==> flow/design.v <==
`timescale 1ns / 1ps
module ALU_microprocessor (
  input      [ 5:0]   alu_ctrl  ,
  input      [31:0]   in_1      ,
  input      [31:0]   in_2      ,
  input               alu_clk   ,
  output reg [31:0]   alu_rslt  ,
  output     [ 4:0]   alu_checks             
);
reg             N;                           
reg             Z;                           
reg             C;                           
reg             V;                           
reg             P;                           
always @(posedge alu_clk) begin
  case(alu_ctrl)
    5'd0 :  begin   
      {C,alu_rslt} = in_1 + in_2;            
      Z            = (alu_rslt==32'b0);
      N            = alu_rslt[31];
      V            = in_1[31]&&(in_2[31])&&(!alu_rslt[31]) || (!in_1[31])&&(!in_2[31])&&alu_rslt[31];
      P            = ^alu_rslt;
    end
    5'd1 :  begin   
      {C,alu_rslt} = in_1 + (-in_2);         
      C            = !C;
      Z            = (alu_rslt==32'b0);
      N            = alu_rslt[31];
      V            = in_1[31]&&(!in_2[31])&&(!alu_rslt[31]) || (!in_1[31])&&(in_2[31])&&alu_rslt[31];
      P            = ^alu_rslt;
    end
    5'd2 :  begin
      alu_rslt = in_1;                       
      Z        = (alu_rslt==32'b0);
      N        = alu_rslt[31];
      V        = 0;    
      C        = 0;
      P        = ^alu_rslt;
    end
     5'd3 :  begin
      alu_rslt = in_2;                       
      Z        = (alu_rslt==32'b0);
      N        = alu_rslt[31];
      V        = 0;    
      C        = 0;
      P        = ^alu_rslt;
    end
     5'd4 :  begin
      {C,alu_rslt} = in_1 + 1;               
      Z        = (alu_rslt==32'b0);
      N        = alu_rslt[31];
      V        = 0;
      P        = ^alu_rslt;    
    end
    5'd5 :  begin
      {C,alu_rslt} = in_2 + 1;               
      Z        = (alu_rslt==32'b0);
      N        = alu_rslt[31];
      V        = 0;   
      P        = ^alu_rslt; 
    end
    5'd6 :  begin
      alu_rslt = in_1 - 1;                   
      Z        = (alu_rslt==32'b0);
      N        = alu_rslt[31];
      V        = 0;    
      C        = alu_rslt[31];
      P        = ^alu_rslt;
    end
    5'd7 :  begin
      alu_rslt = in_2 - 1;                   
      Z        = (alu_rslt==32'b0);
      N        = alu_rslt[31];
      V        = 0;    
      C        = alu_rslt[31];
      P        = ^alu_rslt;
    end
    5'd8 :  begin   
      alu_rslt = in_1 & in_2;                
      Z        = (alu_rslt==32'b0);
      N        = alu_rslt[31];
      C        = 0;                          
      V        = 0;                          
      P        = ^alu_rslt;
    end
    5'd9 :  begin  
      alu_rslt = in_1 | in_2;                
      Z        = (alu_rslt==32'b0);
      N        = alu_rslt[31];
      V        = 0;                          
      C        = 0;                          
      P        = ^alu_rslt;
    end
    5'd10:  begin  
      alu_rslt = ~(in_1 & in_2);             
      Z        = (alu_rslt==32'b0);
      N        = alu_rslt[31];
      V        = 0;                          
      C        = 0;                          
      P        = ^alu_rslt;
    end
    5'd11:  begin  
      alu_rslt = ~(in_1 | in_2);             
      Z        = (alu_rslt==32'b0);
      N        = alu_rslt[31];
      V        = 0;                          
      C        = 0;                          
      P        = ^alu_rslt;
    end
    5'd12:  begin  
      alu_rslt = ~(in_1 ^ in_2);             
      Z        = (alu_rslt==32'b0);
      N        = alu_rslt[31];
      V        = 0;                          
      C        = 0;                          
      P        = ^alu_rslt;
    end
    5'd13:  begin  
      alu_rslt = in_1 ^ in_2;                
      Z        = (alu_rslt==32'b0);
      N        = alu_rslt[31];
      V        = 0;                          
      C        = 0;                          
      P        = ^alu_rslt;
    end
    5'd14:  begin  
      alu_rslt = ~in_1;                      
      Z        = (alu_rslt==32'b0);
      N        = alu_rslt[31];
      V        = 0;                          
      C        = 0;                          
      P        = ^alu_rslt;
    end
    5'd15:  begin  
      alu_rslt = ~in_2;                      
      Z        = (alu_rslt==32'b0);
      N        = alu_rslt[31];
      V        = 0;                          
      C        = 0;                          
      P        = ^alu_rslt;
    end
    5'd16:  begin
      alu_rslt = in_1 << 1;                  
      Z        = (alu_rslt==32'b0);
      N        = alu_rslt[31];
      V        = 0;                          
      C        = alu_rslt[31];
      P        = ^alu_rslt;
    end
    5'd17:  begin
      alu_rslt = in_2 << 1;                  
      Z        = (alu_rslt==32'b0);
      N        = alu_rslt[31];
      V        = 0;                          
      C        = alu_rslt[31];
      P        = ^alu_rslt;
    end
    5'd18:  begin
      alu_rslt = in_1 >> 1;                  
      Z        = (alu_rslt==32'b0);
      N        = alu_rslt[31];
      V        = 0;                          
      C        = alu_rslt[0];
      P        = ^alu_rslt;
    end
    5'd19:  begin
      alu_rslt = in_1 >> 1;                  
      Z        = (alu_rslt==32'b0);
      N        = alu_rslt[31];
      V        = 0;                          
      C        = alu_rslt[0];
      P        = ^alu_rslt;
    end
    5'd20:  begin
      alu_rslt = {in_1[30:0], in_1[31]};     
      Z        = (alu_rslt==32'b0);
      N        = 0;                          
      V        = 0;                          
      C        = 0;                          
      P        = ^alu_rslt;
    end
    5'd21:  begin
      alu_rslt = {in_2[30:0], in_2[31]};     
      Z        = (alu_rslt==32'b0);
      N        = 0;                          
      V        = 0;                          
      C        = 0;                          
      P        = ^alu_rslt;
    end
    5'd22:  begin
      alu_rslt = {in_1[0], in_1[31:1]};      
      Z        = (alu_rslt==32'b0);
      N        = 0;                          
      V        = 0;                          
      C        = 0;                          
      P        = ^alu_rslt;
    end
    5'd23:  begin
      alu_rslt = {in_2[0], in_2[31:1]};      
      Z        = (alu_rslt==32'b0);
      N        = 0;                          
      V        = 0;                          
      C        = 0;                          
      P        = ^alu_rslt;
    end
    default:  begin                          
      alu_rslt = 0; 
      {P,N,Z,C,V}= 5'b00100;                    
    end
  endcase  
end  
assign alu_checks = {P,V,Z,C,N};               
endmodule  
Step by step through the tools: ALU_microprocessor
Tool output for the design above before and after an edit, in the order of the flow. Lines under "original" count in the file above, lines under "edited" in the edited file. "change": "edited" minus "original" as printed here. Operators carry their Yosys type and port widths (W data, S select, Z words). The mark - stands for no value.

Top module: ALU_microprocessor. Clock input: alu_clk. Library: sky130hd. Library corner: tt_025C_1v80.

Diff
Unified diff, file above to edited file. This change comes from a script, not from a designer. The edited design behaves differently; no optimisation was intended.

```diff
@@ -5,5 +5,5 @@
   input      [31:0]   in_2      ,
   input               alu_clk   ,
-  output reg [31:0]   alu_rslt  ,
+  output reg [39:0]   alu_rslt  ,
   output     [ 4:0]   alu_checks             
 );
```

After elaboration
Yosys after proc, flatten, opt, wreduce and memory -nomap, before mapping. Enables and synchronous resets that opt folds into registers are not counted as muxes. Memory bits, and registers merged into a memory's read port (data or address), are not among the register bits. Print and check cells are not counted.

Bit counts: memories kept (original 0, edited 0, change 0); latch bits (original 0, edited 0, change 0); memory bits (writable) (original 0, edited 0, change 0); word width x clocked read ports (original 0, edited 0, change 0); bits in read-only memories (original 0, edited 0, change 0); output and inout bits (original 37, edited 45, change +8); bits in registers (original 37, edited 45, change +8); elaborated cells (original 111, edited 109, change -2).

Operators by class: equality and inequality tests (original 23, edited 23, change 0); multiply operators (original 0, edited 0, change 0); muxes and demuxes (original 6, edited 6, change 0); reductions and logical operators (original 61, edited 59, change -2); $lt $le $gt $ge (original 0, edited 0, change 0); bitwise operators (original 8, edited 8, change 0); add/subtract/negate cells (original 7, edited 7, change 0); shifts and indexed selects (original 0, edited 0, change 0); div/mod/pow operators (original 0, edited 0, change 0).

Operators with widths: $reduce_xor A32 Y1 (original 19, edited 0, change -19); $logic_not A32 Y1 (original 23, edited 6, change -17); $logic_not A40 Y1 (original 0, edited 17, change +17); $reduce_xor A40 Y1 (original 0, edited 17, change +17); $not A32 Y32 (original 5, edited 0, change -5); $not A32 Y40 (original 0, edited 4, change +4); $reduce_or A3 Y1 (original 2, edited 0, change -2); $sub A32 B1 Y32 const B (original 2, edited 0, change -2); $reduce_or A4 Y1 (original 0, edited 2, change +2); $sub A32 B1 Y33 const B (original 0, edited 2, change +2); $add A32 B33 Y33 (original 1, edited 0, change -1); $neg A32 Y33 (original 1, edited 0, change -1); $pmux W1 S19 (original 1, edited 0, change -1); $pmux W32 S23 (original 1, edited 0, change -1); $add A32 B41 Y41 (original 0, edited 1, change +1); $neg A32 Y41 (original 0, edited 1, change +1); $not A40 Y40 (original 0, edited 1, change +1); $pmux W1 S17 (original 0, edited 1, change +1); $pmux W40 S23 (original 0, edited 1, change +1).

Operator kinds equal on both sides are left out: 19.

Logic depth
Yosys ltp: most cells in a row. Word level: on the elaborated netlist, between registers, memories and ports. Mapped: between sequential cells and ports; inverters and the memories' decode and read muxes count.

Depth: depth in word-level cells (original 6, edited 6, change 0); ABC_AREA (original 0, edited 0); depth in mapped cells (original 22, edited 24, change +2).

Mapped cells and area
Source: synth_stat.txt of the flow (Yosys; design flattened, memories mapped). It holds for the ABC_AREA given above (unset counts as 0); a run with the other value may have another netlist.

Cell types: sky130_fd_sc_hd__a22oi_1 (original 22, edited 54, change +32); sky130_fd_sc_hd__clkbuf_1 (original 64, edited 92, change +28); sky130_fd_sc_hd__ha_1 (original 437, edited 416, change -21); sky130_fd_sc_hd__o21ai_0 (original 103, edited 124, change +21); sky130_fd_sc_hd__buf_2 (original 35, edited 14, change -21); sky130_fd_sc_hd__inv_1 (original 175, edited 157, change -18); sky130_fd_sc_hd__a222oi_1 (original 23, edited 5, change -18); sky130_fd_sc_hd__nor2_1 (original 133, edited 150, change +17); sky130_fd_sc_hd__a21oi_1 (original 103, edited 119, change +16); sky130_fd_sc_hd__o21bai_1 (original 2, edited 15, change +13); sky130_fd_sc_hd__nor2b_1 (original 8, edited 20, change +12); sky130_fd_sc_hd__o22ai_1 (original 43, edited 53, change +10); sky130_fd_sc_hd__o31ai_1 (original 6, edited 16, change +10); sky130_fd_sc_hd__nand4_1 (original 75, edited 66, change -9); sky130_fd_sc_hd__dfxtp_1 (original 37, edited 45, change +8); sky130_fd_sc_hd__xor2_1 (original 27, edited 35, change +8); sky130_fd_sc_hd__a21o_1 (original 9, edited 15, change +6); sky130_fd_sc_hd__a32oi_1 (original 6, edited 0, change -6).

Cell types equal on both sides are left out: 9. The list need not be complete.

Synthesis totals: flip-flop cells (original 37, edited 45, change +8); standard cells after synthesis (original 2342, edited 2442, change +100); cell area after synthesis (µm²) (original 18057.3, edited 18550.3, change +493.0); buffer cells (original 123, edited 130, change +7).

Worst setup path after synthesis
OpenSTA on the mapped netlist: ideal clock, no wires. The path of least setup slack (recovery checks aside). Input and output delay are each 20% of the period. Register names are those of the netlist, which keeps one name where synthesis merged equal registers.

Timing post-synthesis: path type (original input to register, edited input to register); from (original input port in_1[2], edited input port in_2[2]); to (original register P, edited register P); path buffers (original 1, edited 2, change +1); input delay (ps) (original 1400, edited 1400, change 0); path delay (ps) (original 4320, edited 4649, change +329); arrival time (ps) (original 5587, edited 5925, change +338); setup slack (ps) (original 1279, edited 951, change -328); clock period (ps) (original 7000, edited 7000, change 0); time at the first pin (ps) (original 1400, edited 1400, change 0); stages on the path (original 21, edited 23, change +2); synthesis period reached (ps) (original 5721, edited 6049, change +328).

"path delay" is the arrival time less input delay plus setup time. "stages on the path": output pins that drive a net of the path, with the launching flip-flop's if there is one; two outputs of one cell count as two. "synthesis period reached" is the clock period less the worst setup slack; recovery checks do not enter. This is arithmetic on one report: input and output delays are still those of the set period (20% each). Between the ends stands the longest chain of elaborated cells between them, by number of cells; it is not shown to be the way that was timed. Of several equally long chains one is given. Each line given opens the expression or statement behind the cell; cells for indexed reads and writes are added by Yosys, which also makes memories of some case tables. A register here has more assigning lines than the two given.

Between the ends, post-synthesis, original:
Path through: sky130_fd_sc_hd__clkbuf_1 sky130_fd_sc_hd__inv_1 sky130_fd_sc_hd__ha_1 sky130_fd_sc_hd__ha_1 sky130_fd_sc_hd__a221oi_2 sky130_fd_sc_hd__o211ai_1 sky130_fd_sc_hd__a221oi_2 sky130_fd_sc_hd__o21ai_2 sky130_fd_sc_hd__o31ai_4 sky130_fd_sc_hd__a41o_1 sky130_fd_sc_hd__o21ai_0 sky130_fd_sc_hd__xnor2_1 sky130_fd_sc_hd__ha_1 sky130_fd_sc_hd__xnor2_1 sky130_fd_sc_hd__xnor2_1 sky130_fd_sc_hd__xnor2_1 sky130_fd_sc_hd__xnor2_1 sky130_fd_sc_hd__a32oi_1 sky130_fd_sc_hd__o21ai_0 sky130_fd_sc_hd__nor4_1 sky130_fd_sc_hd__o211ai_2. The entry for length of the longest elaborated chain reads 4. Elaborated cells on any way between the ends: 26.

Ends and longest elaborated chain, post-synthesis, original: start: declaration (line 4) `input      [31:0]   in_1      ,`; $xor A32 B32 Y32 (line 111) `alu_rslt = ~(in_1 ^ in_2);`; $not A32 Y32 (line 111); $reduce_xor A32 Y1 (line 116) `P        = ^alu_rslt;`; $pmux W1 S19 (line 16) `case(alu_ctrl)`; end: assignment (line 22) `P            = ^alu_rslt;`; end: assignment (line 30) `P            = ^alu_rslt;`; end: declaration (line 14) `reg             P;`.

Between the ends, post-synthesis, edited:
Path through: sky130_fd_sc_hd__clkbuf_1 sky130_fd_sc_hd__inv_1 sky130_fd_sc_hd__ha_1 sky130_fd_sc_hd__buf_2 sky130_fd_sc_hd__inv_1 sky130_fd_sc_hd__ha_1 sky130_fd_sc_hd__a211oi_1 sky130_fd_sc_hd__o2111ai_1 sky130_fd_sc_hd__o211ai_1 sky130_fd_sc_hd__o21ai_0 sky130_fd_sc_hd__a21boi_0 sky130_fd_sc_hd__o21ai_0 sky130_fd_sc_hd__xnor2_1 sky130_fd_sc_hd__ha_1 sky130_fd_sc_hd__xnor2_1 sky130_fd_sc_hd__xnor2_1 sky130_fd_sc_hd__xnor3_1 sky130_fd_sc_hd__xnor2_1 sky130_fd_sc_hd__o22ai_1 sky130_fd_sc_hd__a221oi_1 sky130_fd_sc_hd__o31ai_1 sky130_fd_sc_hd__nor3_1 sky130_fd_sc_hd__nand3_1. The entry for length of the longest elaborated chain reads 4. Elaborated cells on any way between the ends: 25.

Ends and longest elaborated chain, post-synthesis, edited: start: declaration (line 5) `input      [31:0]   in_2      ,`; $neg A32 Y41 (line 25) `{C,alu_rslt} = in_1 + (-in_2);`; $add A32 B41 Y41 (line 25); $reduce_xor A40 Y1 (line 30) `P            = ^alu_rslt;`; $pmux W1 S17 (line 16) `case(alu_ctrl)`; end: assignment (line 22) `P            = ^alu_rslt;`; end: assignment (line 30); end: declaration (line 14) `reg             P;`.

Worst path after layout
Path of least setup slack in the final report of each run of pair A (OpenROAD, finished layout, wires in). Where an end is a register, its clock arrival counts in the times. The path's times are printed in steps of 10 ps; the period is the one set.

Timing after layout: path type (original input to register, edited input to register); from (original input port in_2[1], edited input port in_1[12]); to (original register P, edited register P); input delay (ps) (original 1400, edited 1400, change 0); path buffers (original 2, edited 4, change +2); arrival time (ps) (original 6900, edited 6940, change +40); stages on the path (original 21, edited 25, change +4); clock period (ps) (original 7000, edited 7000, change 0); setup slack (ps) (original 300, edited 290, change -10); time at the first pin (ps) (original 1400, edited 1400, change 0).

Between the ends stands the longest chain of elaborated cells between them, by number of cells; it is not shown to be the way that was timed. Of several equally long chains one is given. A register here has more assigning lines than the two given.

Between the ends, after layout, original:
Path through: sky130_fd_sc_hd__clkdlybuf4s50_1 sky130_fd_sc_hd__buf_4 sky130_fd_sc_hd__inv_1 sky130_fd_sc_hd__ha_1 sky130_fd_sc_hd__a211o_1 sky130_fd_sc_hd__o211ai_1 sky130_fd_sc_hd__o31ai_1 sky130_fd_sc_hd__o211ai_1 sky130_fd_sc_hd__a21oi_1 sky130_fd_sc_hd__nor2b_1 sky130_fd_sc_hd__o21ai_0 sky130_fd_sc_hd__xnor2_1 sky130_fd_sc_hd__ha_1 sky130_fd_sc_hd__xnor2_1 sky130_fd_sc_hd__xnor2_1 sky130_fd_sc_hd__xnor2_1 sky130_fd_sc_hd__xnor2_1 sky130_fd_sc_hd__a32oi_1 sky130_fd_sc_hd__o21ai_0 sky130_fd_sc_hd__nor4_1 sky130_fd_sc_hd__o211ai_2. The entry for length of the longest elaborated chain reads 4. Elaborated cells on any way between the ends: 26.

Ends and longest elaborated chain, after layout, original: start: declaration (line 5) `input      [31:0]   in_2      ,`; $neg A32 Y33 (line 25) `{C,alu_rslt} = in_1 + (-in_2);`; $add A32 B33 Y33 (line 25); $reduce_xor A32 Y1 (line 30) `P            = ^alu_rslt;`; $pmux W1 S19 (line 16) `case(alu_ctrl)`; end: assignment (line 22) `P            = ^alu_rslt;`; end: assignment (line 30); end: declaration (line 14) `reg             P;`.

Between the ends, after layout, edited:
Path through: sky130_fd_sc_hd__clkdlybuf4s50_1 sky130_fd_sc_hd__inv_1 sky130_fd_sc_hd__ha_1 sky130_fd_sc_hd__nor4_2 sky130_fd_sc_hd__buf_4 sky130_fd_sc_hd__nand3_1 sky130_fd_sc_hd__nor4b_1 sky130_fd_sc_hd__a21oi_1 sky130_fd_sc_hd__and2_1 sky130_fd_sc_hd__nor4_1 sky130_fd_sc_hd__buf_4 sky130_fd_sc_hd__o31a_1 sky130_fd_sc_hd__mux2i_1 sky130_fd_sc_hd__and2_1 sky130_fd_sc_hd__ha_1 sky130_fd_sc_hd__xnor2_1 sky130_fd_sc_hd__xnor2_1 sky130_fd_sc_hd__xnor3_1 sky130_fd_sc_hd__xnor2_1 sky130_fd_sc_hd__buf_4 sky130_fd_sc_hd__o22ai_1 sky130_fd_sc_hd__a221oi_1 sky130_fd_sc_hd__o31ai_1 sky130_fd_sc_hd__nor3_1 sky130_fd_sc_hd__nand3_1. The entry for length of the longest elaborated chain reads 4. Elaborated cells on any way between the ends: 25.

Ends and longest elaborated chain, after layout, edited: start: declaration (line 4) `input      [31:0]   in_1      ,`; $xor A32 B32 Y32 (line 111) `alu_rslt = ~(in_1 ^ in_2);`; $not A40 Y40 (line 111); $reduce_xor A40 Y1 (line 116) `P        = ^alu_rslt;`; $pmux W1 S17 (line 16) `case(alu_ctrl)`; end: assignment (line 22) `P            = ^alu_rslt;`; end: assignment (line 30) `P            = ^alu_rslt;`; end: declaration (line 14) `reg             P;`.

Flow runs
Runs of the flow (Yosys, OpenROAD) on both versions; the two runs of a pair have the same settings. The constraints put input and output delay at 20% of the set period each and load the outputs with 0.01 pF.

Flow settings, pair A:
period_ns: 7.0. Under CAP_MARGIN stands 20. CORE_MARGIN: 2. The figure for CORE_UTILIZATION is 40. The entry for SLEW_MARGIN reads 20.

Final reports, pair A: lowest hold slack (ps) (original 1729, edited 1611, change -118); cell area after synthesis (µm²) (original 18057.3, edited 18550.3, change +493.0); die size (µm²) (original 46859.3, edited 48114.4, change +1255.1); post-route setup TNS (ps) (original 0, edited 0, change 0); setup slack of the worst path (ps) (original 295, edited 291, change -4); utilization of the finished layout (%) (original 46.7, edited 48.2, change +1.5); power consumption (mW) (original 3.335, edited 3.617, change +0.282).

Flow settings, pair B:
The entry for ABC_AREA reads 0. The figure for CORE_UTILIZATION is 36. Under CTS_CLUSTER_DIAMETER stands 40. CTS_CLUSTER_SIZE: 53. PLACE_DENSITY_LB_ADDON: 0.22. Under SETUP_SLACK_MARGIN stands 2.19. For TNS_END_PERCENT the number is 60. period_ns: 12.4. Under CAP_MARGIN stands 20. CORE_MARGIN: 2. The entry for SLEW_MARGIN reads 20.

Final reports, pair B: lowest hold slack (ps) (original 2840, edited 2805, change -35); cell area after synthesis (µm²) (original 18057.3, edited 18550.3, change +493.0); die size (µm²) (original 51965.8, edited 53361.0, change +1395.2); post-route setup TNS (ps) (original 0, edited 0, change 0); setup slack of the worst path (ps) (original 3676, edited 3312, change -364); utilization of the finished layout (%) (original 40.1, edited 40.5, change +0.4); power consumption (mW) (original 1.837, edited 1.948, change +0.111).

By "power consumption" is meant OpenSTA's value without simulated activity: inputs other than the clock are taken to toggle once in ten clock periods, and the tool carries that through the logic.
